==> flow/design.v <==
module MAC_Unit #(parameter WIDTH=32) (
    input logic clk,
    input logic reset,
    input  logic [WIDTH-1:0] a,
    input  logic [WIDTH-1:0] b,
    output logic [WIDTH*2-1:0] result
);
    logic [WIDTH-1:0] a_reg, b_reg;
    logic [WIDTH*2-1:0] mult_result;  
    always_ff@(posedge clk or posedge reset) begin
        if (reset) begin
            a_reg <= '0;
            b_reg <= '0;
            mult_result <= '0;
            result <= '0;
        end else begin
            a_reg <= a;
            b_reg <= b;
            mult_result <= a_reg * b_reg;  
            result <= mult_result + result;  
        end 
    end
endmodule
# From RTL to reports: MAC_Unit
# Tool output for the design above before and after an edit, in the order of the flow.
# "orig" refers to lines of the RTL above, "edited" to lines of the edited file.
# "diff" is "edited" less "orig", of the values as shown; "change_rel_pct" is that difference over "orig", in percent.
# Operators: Yosys type, input widths -> output width; for muxes data width and select width s.
design:
  top_module: "MAC_Unit"
  clock_port: "clk"
  lib: "sky130hd"
  corner: "tt_025C_1v80"

# Diff
# Unified diff, file above to edited file.
# The edited RTL no longer does the same as the RTL above: the edit was made by script, with no optimisation intended.
# begin of diff
@@ -8,11 +8,6 @@
     logic [WIDTH-1:0] a_reg, b_reg;
     logic [WIDTH*2-1:0] mult_result;  
-    always_ff@(posedge clk or posedge reset) begin
-        if (reset) begin
-            a_reg <= '0;
-            b_reg <= '0;
-            mult_result <= '0;
-            result <= '0;
-        end else begin
+    always_ff@(posedge clk) begin
+        begin
             a_reg <= a;
             b_reg <= b;
# end of diff

# Word-level counts
# Yosys after proc, flatten, opt, wreduce and memory -nomap, before mapping. Enables and synchronous resets that opt folds into registers are not counted as muxes. Memory bits, and registers merged into a memory's read port (data or address), are not among the register bits. Print and check cells are not counted. Equal cells are merged and count once.
bits:
  columns: ["item", "orig", "edited", "diff", "change_rel_pct"]
  rows:
  - ["wordCells", 6, 6, 0, 0.00]
  - ["register_bits", 192, 192, 0, 0.00]
  - ["input_bits", 66, 66, 0, 0.00]
classes:
  columns: ["item", "orig", "edited", "diff", "change_rel_pct"]
  rows:
  - ["n_addsub", 1, 1, 0, 0.00]
  - ["mul", 1, 1, 0, 0.00]
ops:
  columns: ["op", "orig", "edited", "diff", "change_rel_pct"]
  rows:
  - ["$add 64x64->64", 1, 1, 0, 0.00]
  - ["$mul 32x32->64", 1, 1, 0, 0.00]

# Depth
# Yosys ltp: most cells in a row. Word level: on the elaborated netlist, between registers, memories and ports. Mapped: between sequential cells and ports; inverters and the memories' decode and read muxes count.
depth:
  columns: ["item", "orig", "edited", "diff", "change_rel_pct"]
  rows:
  - ["depth_word", 1, 1, 0, 0.00]
  - ["ABC_AREA", "0", "0", null, null]
  - ["ltp_mapped", 30, 30, 0, 0.00]
  - ["depth_no_buf", 28, 28, 0, 0.00]

# Netlist
# Yosys stat after the flow's synthesis: flattened, memories mapped to cells. It holds for the ABC_AREA given above (unset counts as 0); a run with the other value may have another netlist.
synth_totals:
  columns: ["item", "orig", "edited", "diff", "change_rel_pct"]
  rows:
  - ["stdcells", 4432, 4434, 2, 0.05]
  - ["yosys_area_um2", 41962.7, 40940.5, -1022.2, -2.44]
  - ["ffs", 192, 192, 0, 0.00]
  - ["sequential_area_um2", 4804.6, 3843.7, -960.9, -20.00]
by_type:
  columns: ["type", "orig", "edited", "diff", "change_rel_pct"]
  rows:
  - ["sky130_fd_sc_hd__dfrtp_1", 192, 0, -192, -100.00]
  - ["sky130_fd_sc_hd__dfxtp_1", 0, 192, 192, null]
  - ["sky130_fd_sc_hd__o21ai_0", 50, 69, 19, 38.00]
  - ["sky130_fd_sc_hd__o21ai_1", 25, 6, -19, -76.00]
  - ["sky130_fd_sc_hd__a21oi_1", 131, 140, 9, 6.87]
  - ["sky130_fd_sc_hd__a21o_1", 84, 77, -7, -8.33]
  - ["sky130_fd_sc_hd__nand3_1", 19, 13, -6, -31.58]
  - ["sky130_fd_sc_hd__nand4_1", 18, 24, 6, 33.33]
  - ["sky130_fd_sc_hd__and2_1", 637, 632, -5, -0.78]
  - ["sky130_fd_sc_hd__nor2_1", 63, 67, 4, 6.35]
  - ["sky130_fd_sc_hd__and3_1", 17, 21, 4, 23.53]
  - ["sky130_fd_sc_hd__a211oi_1", 9, 13, 4, 44.44]
  - ["sky130_fd_sc_hd__nor2b_1", 8, 12, 4, 50.00]
  - ["sky130_fd_sc_hd__a31oi_1", 21, 18, -3, -14.29]
  - ["sky130_fd_sc_hd__buf_4", 0, 3, 3, null]
  - ["sky130_fd_sc_hd__inv_1", 921, 923, 2, 0.22]
  - ["sky130_fd_sc_hd__a41oi_1", 5, 3, -2, -40.00]
  - ["sky130_fd_sc_hd__o31ai_1", 5, 3, -2, -40.00]
# Not every row of either side is listed.

# Timing after synthesis
# Path of least setup slack by OpenSTA after synthesis, without wires, with an ideal clock, recovery checks aside; 20% of the period is set as input and as output delay. Where synthesis merged equal registers, the netlist keeps one of their names.
synth_path:
  columns: ["item", "orig", "edited", "diff", "change_rel_pct"]
  rows:
  - ["path_type", "reg-to-reg", "reg-to-reg", null, null]
  - ["from", "register a_reg[20]", "register a_reg[20]", null, null]
  - ["to", "register mult_result[59]", "register mult_result[59]", null, null]
  - ["tclk_ps", 9000, 9000, 0, 0.00]
  - ["arrival_time_ps", 7091, 7106, 15, 0.21]
  - ["setup_slack_ps", 1784, 1773, -11, null]
  - ["launch_ps", 0, 0, 0, null]
  - ["t_required_ps", 8875, 8879, 4, 0.05]
  - ["path_stages", 27, 27, 0, 0.00]
  - ["delay_ps", 7216, 7227, 11, 0.15]
  - ["synth_period_reached_ps", 7216, 7227, 11, 0.15]
# "delay_ps" = arrival - input delay + setup time.
# "path_stages" counts driving pins, that of a launching flip-flop among them; a cell with two outputs on the path counts twice.
# "synth_period_reached_ps" = period - worst setup slack (recovery checks aside). The figure is calculated, with input and output delays left at 20% of the set period.
# The rows between start and end are the longest chain of elaborated cells between them; the timing report does not say that the signal goes this way. Where chains are equally long, one stands for them.
# A line is the first line of the expression or statement that the cell stems from. Yosys adds cells for indexed reads and writes and turns some case tables into memories.
synth_via_orig:
  path_cell_list: "sky130_fd_sc_hd__dfrtp_1 -> sky130_fd_sc_hd__clkbuf_1 -> sky130_fd_sc_hd__and2_1 -> sky130_fd_sc_hd__fa_1 -> sky130_fd_sc_hd__fa_1 -> sky130_fd_sc_hd__inv_1 -> sky130_fd_sc_hd__fa_1 -> sky130_fd_sc_hd__fa_1 -> sky130_fd_sc_hd__inv_1 -> sky130_fd_sc_hd__fa_1 -> sky130_fd_sc_hd__fa_1 -> sky130_fd_sc_hd__fa_1 -> sky130_fd_sc_hd__inv_1 -> sky130_fd_sc_hd__fa_1 -> sky130_fd_sc_hd__inv_1 -> sky130_fd_sc_hd__ha_1 -> sky130_fd_sc_hd__buf_2 -> sky130_fd_sc_hd__a21oi_1 -> sky130_fd_sc_hd__o21ai_1 -> sky130_fd_sc_hd__nor2_1 -> sky130_fd_sc_hd__a21oi_1 -> sky130_fd_sc_hd__o41ai_4 -> sky130_fd_sc_hd__o41ai_2 -> sky130_fd_sc_hd__a211oi_2 -> sky130_fd_sc_hd__o21ai_1 -> sky130_fd_sc_hd__a221oi_2 -> sky130_fd_sc_hd__xnor2_1"
  elab_chain_len: 1
  cone_cells: 1
  lines_between: 1
  classes_between: "mul (1)"
synth_lines_orig:
  columns: ["item", "line_no", "text"]
  rows:
  - ["start, declared", 8, "logic [WIDTH-1:0] a_reg, b_reg;"]
  - ["start, assigned", 12, "a_reg <= '0;"]
  - ["start, assigned", 17, "a_reg <= a;"]
  - ["$mul 32x32->64", 19, "mult_result <= a_reg * b_reg;"]
  - ["end, assigned", 14, "mult_result <= '0;"]
  - ["end, assigned", 19, null]
  - ["end, declared", 9, "logic [WIDTH*2-1:0] mult_result;"]
synth_via_edited:
  path_cell_list: "sky130_fd_sc_hd__dfxtp_1 -> sky130_fd_sc_hd__clkbuf_1 -> sky130_fd_sc_hd__and2_1 -> sky130_fd_sc_hd__fa_1 -> sky130_fd_sc_hd__fa_1 -> sky130_fd_sc_hd__inv_1 -> sky130_fd_sc_hd__fa_1 -> sky130_fd_sc_hd__fa_1 -> sky130_fd_sc_hd__inv_1 -> sky130_fd_sc_hd__fa_1 -> sky130_fd_sc_hd__fa_1 -> sky130_fd_sc_hd__fa_1 -> sky130_fd_sc_hd__inv_1 -> sky130_fd_sc_hd__fa_1 -> sky130_fd_sc_hd__inv_1 -> sky130_fd_sc_hd__ha_1 -> sky130_fd_sc_hd__clkbuf_1 -> sky130_fd_sc_hd__a21oi_1 -> sky130_fd_sc_hd__o21ai_0 -> sky130_fd_sc_hd__nor2_1 -> sky130_fd_sc_hd__a21oi_1 -> sky130_fd_sc_hd__o41ai_2 -> sky130_fd_sc_hd__o41ai_2 -> sky130_fd_sc_hd__a211oi_2 -> sky130_fd_sc_hd__o21ai_1 -> sky130_fd_sc_hd__a221oi_2 -> sky130_fd_sc_hd__xnor2_1"
  elab_chain_len: 1
  cone_cells: 1
  lines_between: 1
  classes_between: "mul (1)"
synth_lines_edited:
  columns: ["item", "line_no", "text"]
  rows:
  - ["start, declared", 8, "logic [WIDTH-1:0] a_reg, b_reg;"]
  - ["start, assigned", 12, "a_reg <= a;"]
  - ["$mul 32x32->64", 14, "mult_result <= a_reg * b_reg;"]
  - ["end, assigned", 14, null]
  - ["end, declared", 9, "logic [WIDTH*2-1:0] mult_result;"]

# Timing after layout
# From the final timing report of the runs of set A: the path of least setup slack in the routed layout; clock arrival at registers is part of the times.
# The path's times are printed in steps of 10 ps; the period is the one set.
layout_path:
  columns: ["item", "orig", "edited", "diff", "change_rel_pct"]
  rows:
  - ["path_type", "reg-to-reg", "reg-to-reg", null, null]
  - ["from", "register a_reg[12]", "register a_reg[14]", null, null]
  - ["to", "register mult_result[59]", "register mult_result[60]", null, null]
  - ["tclk_ps", 8790, 8790, 0, 0.00]
  - ["arrival_time_ps", 8820, 8840, 20, 0.23]
  - ["setup_slack_ps", 430, 400, -30, null]
  - ["path_stages", 26, 27, 1, 3.85]
  - ["launch_ps", 550, 530, -20, -3.64]
  - ["t_required_ps", 9250, 9240, -10, -0.11]
# The rows between start and end are the longest chain of elaborated cells between them; the timing report does not say that the signal goes this way. Where chains are equally long, one stands for them.
layout_via_orig:
  path_cell_list: "sky130_fd_sc_hd__dfrtp_1 -> sky130_fd_sc_hd__and2_1 -> sky130_fd_sc_hd__fa_1 -> sky130_fd_sc_hd__fa_1 -> sky130_fd_sc_hd__fa_1 -> sky130_fd_sc_hd__inv_1 -> sky130_fd_sc_hd__fa_1 -> sky130_fd_sc_hd__inv_1 -> sky130_fd_sc_hd__fa_1 -> sky130_fd_sc_hd__inv_1 -> sky130_fd_sc_hd__fa_1 -> sky130_fd_sc_hd__inv_1 -> sky130_fd_sc_hd__fa_1 -> sky130_fd_sc_hd__fa_1 -> sky130_fd_sc_hd__ha_1 -> sky130_fd_sc_hd__a21oi_1 -> sky130_fd_sc_hd__o21ai_1 -> sky130_fd_sc_hd__a211oi_1 -> sky130_fd_sc_hd__o21ai_1 -> sky130_fd_sc_hd__o41ai_4 -> sky130_fd_sc_hd__o41ai_2 -> sky130_fd_sc_hd__buf_4 -> sky130_fd_sc_hd__a211oi_2 -> sky130_fd_sc_hd__o21ai_1 -> sky130_fd_sc_hd__a221oi_2 -> sky130_fd_sc_hd__xnor2_1"
  elab_chain_len: 1
  cone_cells: 1
  lines_between: 1
  classes_between: "mul (1)"
layout_lines_orig:
  columns: ["item", "line_no", "text"]
  rows:
  - ["start, declared", 8, "logic [WIDTH-1:0] a_reg, b_reg;"]
  - ["start, assigned", 12, "a_reg <= '0;"]
  - ["start, assigned", 17, "a_reg <= a;"]
  - ["$mul 32x32->64", 19, "mult_result <= a_reg * b_reg;"]
  - ["end, assigned", 14, "mult_result <= '0;"]
  - ["end, assigned", 19, null]
  - ["end, declared", 9, "logic [WIDTH*2-1:0] mult_result;"]
layout_via_edited:
  path_cell_list: "sky130_fd_sc_hd__dfxtp_1 -> sky130_fd_sc_hd__and2_1 -> sky130_fd_sc_hd__fa_1 -> sky130_fd_sc_hd__fa_1 -> sky130_fd_sc_hd__inv_1 -> sky130_fd_sc_hd__fa_1 -> sky130_fd_sc_hd__fa_1 -> sky130_fd_sc_hd__fa_1 -> sky130_fd_sc_hd__inv_1 -> sky130_fd_sc_hd__fa_1 -> sky130_fd_sc_hd__fa_1 -> sky130_fd_sc_hd__inv_1 -> sky130_fd_sc_hd__fa_1 -> sky130_fd_sc_hd__inv_1 -> sky130_fd_sc_hd__ha_1 -> sky130_fd_sc_hd__and2_1 -> sky130_fd_sc_hd__nand4_1 -> sky130_fd_sc_hd__nor3_1 -> sky130_fd_sc_hd__and3_1 -> sky130_fd_sc_hd__nor3b_2 -> sky130_fd_sc_hd__o31ai_1 -> sky130_fd_sc_hd__buf_4 -> sky130_fd_sc_hd__nor4b_2 -> sky130_fd_sc_hd__a311oi_1 -> sky130_fd_sc_hd__buf_4 -> sky130_fd_sc_hd__o21ai_0 -> sky130_fd_sc_hd__xor2_1"
  elab_chain_len: 1
  cone_cells: 1
  lines_between: 1
  classes_between: "mul (1)"
layout_lines_edited:
  columns: ["item", "line_no", "text"]
  rows:
  - ["start, declared", 8, "logic [WIDTH-1:0] a_reg, b_reg;"]
  - ["start, assigned", 12, "a_reg <= a;"]
  - ["$mul 32x32->64", 14, "mult_result <= a_reg * b_reg;"]
  - ["end, assigned", 14, null]
  - ["end, declared", 9, "logic [WIDTH*2-1:0] mult_result;"]

# Flow runs
# Runs of the flow (Yosys, OpenROAD) on both versions; the two runs of a pair have the same settings. The constraints put input and output delay at 20% of the set period each and load the outputs with 0.01 pF.
settings_set_A:
  CORE_UTILIZATION: 40
  period_ns: 8.79
  CAP_MARGIN: 20
  CORE_MARGIN: 2
  SLEW_MARGIN: 20
results_set_A:
  columns: ["item", "orig", "edited", "diff", "change_rel_pct"]
  rows:
  - ["tns_ps", 0, 0, 0, null]
  - ["final_die_area_um2", 107515.0, 104927.0, -2588.0, -2.41]
  - ["post_route_stdcell_area_um2", 45693.8, 44571.5, -1122.3, -2.46]
  - ["achieved_clock_period_ps", 8360, 8393, 33, 0.39]
  - ["holdWs_ps", 465, 448, -17, null]
  - ["setup_worst_slack_ps", 430, 397, -33, null]
  - ["yosys.chip_area_um2", 41962.7, 40940.5, -1022.2, -2.44]
  - ["final_util_pct", 44.0, 43.9, -0.1, null]
settings_set_B:
  CAP_MARGIN: 15
  CORE_MARGIN: 3
  CORE_UTILIZATION: 54
  MIN_ROUTING_LAYER: "met2"
  PLACE_DENSITY_LB_ADDON: 0.0
  SETUP_SLACK_MARGIN: 2.65
  TNS_END_PERCENT: 60
  period_ns: 13.8
  SLEW_MARGIN: 20
results_set_B:
  columns: ["item", "orig", "edited", "diff", "change_rel_pct"]
  rows:
  - ["tns_ps", 0, 0, 0, null]
  - ["final_die_area_um2", 81088.3, 79155.0, -1933.3, -2.38]
  - ["post_route_stdcell_area_um2", 44749.2, 43479.2, -1270.0, -2.84]
  - ["achieved_clock_period_ps", 8789, 9216, 427, 4.86]
  - ["holdWs_ps", 486, 463, -23, null]
  - ["setup_worst_slack_ps", 5011, 4584, -427, null]
  - ["yosys.chip_area_um2", 41962.7, 40940.5, -1022.2, -2.44]
  - ["final_util_pct", 58.5, 58.1, -0.4, null]
# "achieved_clock_period_ps" is the run's clock period less its worst setup slack. It is reckoned from that one timing run; input and output delays stay at 20% of the period that was set.
